==> flow/design.v <==
module alu (
  input [32-1:0] a, b, 
  input [2:0] s, 
  input ext,addcom,
  output [32-1:0] y );
  wire [4:0] shamt;
  wire signed [31:0] sa, sb, sy, slt;
  wire [31:0] sltu;
  wire [31:0] yy;
  assign sa = $signed(a);
  assign sb = $signed(b);
  assign shamt = b[4:0];
  assign sy = sa >>> shamt;
  assign sltu = a <b ? 1:0;
  assign slt = sa <sb ? 1:0;
  assign y = addcom ?  a+b: yy;
  assign yy = s==3'b000 & ext ? a-b:
  			 s==3'b000 & ~ext ? a+b:
             s==3'b100 ? a ^ b:
             s==3'b110 ? a | b:
             s==3'b111 ? a & b:
             s==3'b010 ? slt:
             s==3'b011 ? sltu:
             s==3'b001 ? a << shamt:
             s==3'b101 & ~ext ? a >> shamt:
             s==3'b101 & ext ? sy: 0;
endmodule
module rfile (
 input clk,
 input [5-1:0] a1, a2, a3,
 output [32-1:0] rd1, rd2,
 input [32-1:0] wd3,
 input we3);
	reg [32-1:0] rf[0:32-1];
	assign rd1 = |a1 == 0 ? 0: rf[a1];
	assign rd2 = |a2 == 0 ? 0: rf[a2];
	always @(negedge clk) 
		if(we3) rf[a3] <= wd3;
endmodule
module rv32i (
    input clk,
    rst_n,
    input [32-1:0] instr,
    input [32-1:0] readdata,
    output reg [32-1:0] pc,
    output [32-1:0] adrdata,
    output [32-1:0] writedata,
    output we,
    output ecall
);
  reg [32-1:0] pcplus4D;
  wire [32-1:0] pcplus4;
  reg [32-1:0] pcBranchMissed;
  reg [32-1:0] instrD;
  wire stall;
  wire btakenD;
  wire bra_op;
  assign pcplus4 = pc + 4;
  wire pre_bra_op;
  wire [32-1:0] pcbranch;
  wire branchMiss;
  reg [1:0] bra_history[0:31];
  wire [4:0] bra_history_address;
  reg [4:0] bra_history_addressD;
  wire [12:0] imm_bF;
  wire [2:0] funct3F;
  wire [6:0] funct7F;
  wire [7-1:0] opcodeF;
  wire [5-1:0] rs1F, rs2F, rdF;
  wire [19:0] sextF;
  assign {funct7F, rs2F, rs1F, funct3F, rdF, opcodeF} = instr;
  assign sextF = {20{instr[31]}};
  assign imm_bF = {funct7F[6], rdF[0], funct7F[5:0], rdF[4:1], 1'b0};
  assign pre_bra_op = (opcodeF == 7'b1100011);
  assign pcbranch = pcplus4 + {sextF[18:0], imm_bF};
  assign bra_history_address = pc[6:2];
  wire bra_history_now;
  assign bra_history_now = bra_history[bra_history_address][1];
  always @(posedge clk or negedge rst_n) begin
    if (!rst_n) instrD <= 0;
    else if (!stall & branchMiss & bra_op) instrD <= 32'b0000000000000000000000000_0110011;
    else if (!stall) instrD <= instr;
  end
  integer i;
  always @(posedge clk or negedge rst_n) begin
    if (!rst_n) begin
      pc <= 0;
      pcBranchMissed <= 0;
      bra_history_addressD <= 0;
    end else if (!stall & branchMiss & bra_op) pc <= pcBranchMissed;
    else if (!stall & pre_bra_op & bra_history_now) begin
      pc <= pcbranch;
      pcBranchMissed <= pcplus4;
      bra_history_addressD <= bra_history_address;
    end else if (!stall & pre_bra_op & !bra_history_now) begin
      pc <= pcplus4;
      pcBranchMissed <= pcbranch;
      bra_history_addressD <= bra_history_address;
    end else if (!stall & branchMiss & bra_op) pc <= pcBranchMissed;
    else if (!stall) pc <= pcplus4;
  end
  always @(posedge clk or negedge rst_n) begin
    if (!rst_n) begin
      for (i = 0; i < 32; i = i + 1) begin
        bra_history[i] <= 2'b10;
      end
    end else if (!stall & bra_op & btakenD & bra_history[bra_history_addressD] != 2'b11)
      bra_history[bra_history_addressD] <= bra_history[bra_history_addressD] + 1;
    else if (!stall & bra_op & !btakenD & bra_history[bra_history_addressD] != 2'b00)
      bra_history[bra_history_addressD] <= bra_history[bra_history_addressD] - 1;
  end
  wire addcom;
  wire [2:0] funct3;
  wire [6:0] funct7;
  wire [5-1:0] rs1, rs2, rd;
  wire [32-1:0] reg1, reg2, reg1f, reg2f;
  wire [7-1:0] opcode;
  wire [ 5-1:0] shamt;
  wire [7-1:0] func;
  wire [11:0] imm_i, imm_s;
  wire [12:0] imm_b;
  wire [20:0] imm_j, imm_u;
  wire rwe;
  wire alu_op, imm_op;
  wire sw_op, beq_op, bne_op, blt_op, bge_op, bltu_op, bgeu_op, lw_op;
  wire slt_op, ecall_op;
  wire lui_op;
  wire ext;
  wire signed [31:0] sreg1, sreg2;
  wire [19:0] sext;
  wire [32-1:0] imm;
  reg [32-1:0] immE, reg1E, reg2E;
  wire [32-1:0] resultdata;
  reg [5-1:0] rdE, rdW;
  reg [2:0] funct3E;
  reg extE, sw_opE, lw_opE, lw_opM, lui_opE, ecall_opE, rweE, rweM, addcomE;
  reg [5-1:0] rdM;
  reg rweW, alu_opE;
  reg [5-1:0] rs1E, rs2E;
  wire lwstall, branchstall;
  reg [32-1:0] resultM;
  assign sreg1 = $signed(reg1f);
  assign sreg2 = $signed(reg2f);
  assign {funct7, rs2, rs1, funct3, rd, opcode} = instrD;
  assign sext = {20{instrD[31]}};
  assign imm_i = {funct7, rs2};
  assign imm_s = {funct7, rd};
  assign imm_b = {funct7[6], rd[0], funct7[5:0], rd[4:1], 1'b0};
  assign imm_j = {instrD[31], instrD[19:12], instrD[20], instrD[30:21], 1'b0};
  assign imm_u = instrD[31:12];
  assign sw_op = (opcode == 7'b0100011) & (funct3 == 3'b010);
  assign lw_op = (opcode == 7'b0000011) & (funct3 == 3'b010);
  assign alu_op = (opcode == 7'b0110011);
  assign imm_op = (opcode == 7'b0010011);
  assign bra_op = (opcode == 7'b1100011);
  assign lui_op = (opcode == 7'b0110111);
  assign beq_op = bra_op & (funct3 == 3'b000);
  assign bne_op = bra_op & (funct3 == 3'b001);
  assign blt_op = bra_op & (funct3 == 3'b100);
  assign bge_op = bra_op & (funct3 == 3'b101);
  assign bltu_op = bra_op & (funct3 == 3'b110);
  assign bgeu_op = bra_op & (funct3 == 3'b111);
  assign ecall_op = (opcode == 7'b1110011) & (funct3 == 3'b000);
  assign ext = alu_op & funct7[5];
  assign imm = imm_op | lw_op ? {sext, imm_i}:
				sw_op ? {sext, imm_s}:
	      lui_op ? {imm_u,12'b0}: {sext[10:0], imm_j};
  assign rwe = lw_op | alu_op | imm_op | lui_op;
  assign addcom = (lw_op | sw_op);
  rfile rfile_1 (
      .clk(clk),
      .rd1(reg1),
      .a1 (rs1),
      .rd2(reg2),
      .a2 (rs2),
      .wd3(resultdata),
      .a3 (rdW),
      .we3(rweW)
  );
  assign lwstall = ((rs1 == rdE) | ((rs2 == rdE) & !imm_op)) & lw_opE;
  assign branchstall =  (bra_op & rweE & (rs1 == rdE | rs2 == rdE)) |
      (bra_op & lw_opM & (rs1 == rdM | rs2 == rdM));
  assign stall = lwstall | branchstall;
  assign branchMiss = btakenD != bra_history[bra_history_addressD][1];
  assign reg1f = (rs1 != 0) & (rs1 == rdM) & rweM ? resultM : reg1;
  assign reg2f = (rs2 != 0) & (rs2 == rdM) & rweM ? resultM : reg2;
  assign btakenD = beq_op & (reg1f == reg2f) | bne_op & (reg1f != reg2f) |
		blt_op & (sreg1<sreg2)  | bge_op & (sreg1>=sreg2)  |
		bltu_op & (reg1f<reg2f)  | bgeu_op & (reg1f>=reg2f);
  always @(posedge clk or negedge rst_n) begin
    if (!rst_n) begin
      reg1E <= 0;
      reg2E <= 0;
      rdE <= 0;
      rs1E <= 0;
      rs2E <= 0;
      funct3E <= 0;
      sw_opE <= 0;
      lw_opE <= 0;
      ecall_opE <= 0;
      lui_opE <= 0;
      alu_opE <= 0;
      rweE <= 0;
      addcomE <= 0;
      extE <= 0;
      immE <= 0;
    end else if (stall) begin
      sw_opE <= 0;
      rweE   <= 0;
      lw_opE <= 0;
    end else begin
      reg1E <= reg1f;
      reg2E <= reg2f;
      rdE <= rd;
      rs1E <= rs1;
      rs2E <= rs2;
      funct3E <= funct3;
      sw_opE <= sw_op;
      lw_opE <= lw_op;
      ecall_opE <= ecall_op;
      lui_opE <= lui_op;
      alu_opE <= alu_op;
      rweE <= rwe;
      addcomE <= addcom;
      extE <= ext;
      immE <= imm;
    end
  end
  wire [32-1:0] srca, srcb, alub, result, aluresult;
  reg [32-1:0] alubM;
  reg sw_opM, ecall_opM;
  wire [32-1:0] fdata;
  reg  [32-1:0] fdataW;
  assign result = lui_opE ? immE : aluresult;
  assign srca = rweM & rs1E!=0 & rdM == rs1E ? resultM:
				rweW & rs1E!=0 & rdW == rs1E ? fdataW: reg1E;
  assign srcb = alu_opE ? alub : immE;
  assign alub = rweM & rs2E!=0 & rdM == rs2E ? resultM:
				rweW & rs2E!=0 & rdW == rs2E ? fdataW: reg2E;
  alu alu_1 (
      .a(srca),
      .b(srcb),
      .s(funct3E),
      .ext(extE),
      .addcom(addcomE),
      .y(aluresult)
  );
  always @(posedge clk or negedge rst_n) begin
    if (!rst_n) begin
      resultM <= 0;
      alubM <= 0;
      rdM <= 0;
      rweM <= 0;
      sw_opM <= 0;
      lw_opM <= 0;
      ecall_opM <= 0;
    end else begin
      resultM <= result;
      alubM <= alub;
      rdM <= rdE;
      rweM <= rweE;
      sw_opM <= sw_opE;
      lw_opM <= lw_opE;
      ecall_opM <= ecall_opE;
    end
  end
  reg lw_opW, ecall_opW;
  reg [32-1:0] resultW;
  reg [32-1:0] readdataW;
  assign we = sw_opM;
  assign adrdata = resultM;
  assign writedata = alubM;
  assign fdata = lw_opM ? readdata : resultM;
  always @(posedge clk or negedge rst_n) begin
    if (!rst_n) begin
      lw_opW <= 0;
      ecall_opW <= 0;
      rdW <= 0;
      rweW <= 0;
      fdataW <= 0;
      resultW <= 0;
      readdataW <= 0;
    end else begin
      lw_opW <= lw_opM;
      ecall_opW <= ecall_opM;
      rdW <= rdM;
      rweW <= rweM;
      readdataW <= readdata;
      fdataW <= fdata;
      resultW <= resultM;
    end
  end
  assign ecall = ecall_opW;
  assign resultdata = lw_opW ? readdataW : resultW;
endmodule
# Tool chain data of rv32i
# Module rv32i before and after one edit of its RTL, step after step.
# "orig" refers to lines of the RTL above, "edited" to lines of the edited file.
# "change": "edited" minus "orig" as printed here.
# Operators carry their Yosys type and port widths (W data, S select, Z words).
# Library cell names are shortened.
# Not given: -
# inputs
top	rv32i
clk_port	clk
lib	sky130hd
pvt_corner	tt_025C_1v80

# Diff
# Unified diff, file above to edited file.
# The edited RTL no longer does the same as the RTL above: the edit was made by script, with no optimisation intended.
# begin of diff
@@ -187,5 +187,5 @@
   assign btakenD = beq_op & (reg1f == reg2f) | bne_op & (reg1f != reg2f) |
 		blt_op & (sreg1<sreg2)  | bge_op & (sreg1>=sreg2)  |
-		bltu_op & (reg1f<reg2f)  | bgeu_op & (reg1f>=reg2f);
+		bltu_op & (reg1f>=reg2f)  | bgeu_op & (reg1f>=reg2f);
   always @(posedge clk or negedge rst_n) begin
     if (!rst_n) begin
# end of diff

# Word-level counts
# Yosys after proc, flatten, opt, wreduce and memory -nomap, before mapping. Print and check cells are not counted.
# Memory sizes are those after Yosys's memory passes, which may raise the word count (mostly to a power of two), join words into wider ones and drop unused or constant bits.
# word_totals
element	orig	edited	change
output_inout_bits	98	98	0
input_bits	66	66	0
ff_bits	464	464	0
ramBits	1024	1024	0
mem_count	1	1	0
# op_classes
element	orig	edited	change
mux	178	178	0
n_addsub	6	6	0
reduce_logical	52	52	0
n_eq	97	97	0
cmp	6	5	-1
bitwise	68	68	0
shift	3	3	0
# mem_list
element	orig	edited
mem_shapes	rfile_1.rf 32 x 32 bit 2R1W	rfile_1.rf 32 x 32 bit 2R1W
# ops
operator	orig	edited	change
$lt A32 B32 Y1	4	3	-1
$mux W2	132	132	0
$and A1 B1 Y1	48	48	0
$reduce_and A2 Y1	33	33	0
$eq A5 B5 Y1 const B	32	32	0
$mux W32	32	32	0
$eq A5 B4 Y1 const B	16	16	0
$or A1 B1 Y1	15	15	0
$eq A3 B3 Y1 const B	8	8	0
$eq A5 B3 Y1 const B	8	8	0
$eq A5 B5 Y1	8	8	0
$mux W1	6	6	0
$eq A5 B2 Y1 const B	4	4	0
$logic_not A1 Y1	4	4	0
$reduce_bool A5 Y1	4	4	0
$eq A3 B2 Y1 const B	3	3	0
$eq A7 B6 Y1 const B	3	3	0
$eq A7 B7 Y1 const B	3	3	0
$mux W31	3	3	0
$mux W5	3	3	0
$reduce_bool A2 Y1	3	3	0
$add A32 B32 Y32	2	2	0
$eq A3 B1 Y1 const B	2	2	0
$eq A5 B1 Y1 const B	2	2	0
$ge A32 B32 Y1	2	2	0
$logic_not A3 Y1	2	2	0
$logic_not A32 Y1	2	2	0
$logic_not A5 Y1	2	2	0
# The list need not be complete.

# Logic depth
# Yosys ltp: most cells in a row. Word level: on the elaborated netlist, between registers, memories and ports. Mapped: between sequential cells and ports; inverters and the memories' decode and read muxes count.
# logic_depth
element	orig	edited	change
word_depth	22	22	0
ABC_AREA	0	0	-
mapped_depth	23	24	1
ltp_nobuf	20	21	1

# Synthesis result
# Yosys stat after the flow's synthesis: flattened, memories mapped to cells. It holds for the ABC_AREA given above (unset counts as 0); a run with the other value may have another netlist.
# synth_totals
element	orig	edited	change
mapped_cells	6193	6067	-126
ff_cells	1488	1488	0
area_um2	81475.6	80404.6	-1071.0
# types
cell_type	orig	edited	change
nand3_1	117	201	84
o31ai_1	82	25	-57
nand4_1	80	25	-55
o21ai_0	315	366	51
nor3_1	138	93	-45
nor2_1	315	349	34
mux2i_1	192	159	-33
o32ai_1	29	5	-24
clkbuf_1	356	333	-23
mux2_2	181	162	-19
or2_2	25	6	-19
a21oi_1	281	298	17
nand2_1	582	567	-15
nor2b_1	51	36	-15
buf_2	30	45	15
mux2_1	0	13	13
mux4_2	624	636	12
inv_1	147	135	-12
# The list need not be complete.
# By module: a second synthesis without flattening, with its own total; a netlist apart from the flattened one above.
# hier_totals
element	orig	edited	change
cells_unflattened	6406	6075	-331
hier_area_um2	82191.3	81963.6	-227.7
# Each row is one instance without its submodules.
# by_module_orig
mod	area_um2	n_inst	mod_seq_area_um2	cells
rfile	47658.2	1	30749.5	2542
rv32i	24976.5	1	11651.2	2532
alu	9556.7	1	0.0	1332
# by_module_edited
mod	area_um2	n_inst	mod_seq_area_um2	cells
rfile	47092.7	1	30749.5	2291
rv32i	25314.3	1	11651.2	2452
alu	9556.7	1	0.0	1332

# Flow runs
# Both versions went through the flow (Yosys, OpenROAD) with the same settings in each pair. Constraints: input delay and output delay 20% of the set period each, output load 0.01 pF.
# settings_pair_A
CAP_MARGIN	40
SLEW_MARGIN	40
period_ns	11.4
CORE_MARGIN	2
CORE_UTILIZATION	40
# measured_pair_A
element	orig	edited	change
yosys_chip_area_um2	81475.6	80404.6	-1071.0
hold_worst_slack_ps	353	363	10
final_setup_ws_ps	206	136	-70
design.die.area_um2	207316.0	204616.0	-2700.0
design_power_mw	17.253	16.704	-0.549
post_route_stdcell_area_um2	98010.2	96496.3	-1513.9
finish.utilization_pct	48.4	48.3	-0.1
setup_tns_ps	0	0	0
# settings_pair_B
CAP_MARGIN	40
CORE_UTILIZATION	49
GPL_TIMING_DRIVEN	0
PLACE_DENSITY_LB_ADDON	0.01
SLEW_MARGIN	0
TNS_END_PERCENT	70
period_ns	9.07
CORE_MARGIN	2
# measured_pair_B
element	orig	edited	change
yosys_chip_area_um2	81475.6	80404.6	-1071.0
hold_worst_slack_ps	347	350	3
final_setup_ws_ps	-992	-1335	-343
design.die.area_um2	169555.0	167346.0	-2209.0
design_power_mw	22.355	22.030	-0.325
post_route_stdcell_area_um2	101805.0	101622.0	-183.0
finish.utilization_pct	61.7	62.4	0.7
setup_tns_ps	-140464	-185554	-45090
# "design_power_mw" is the tool's figure for a default switching activity; nothing was simulated.
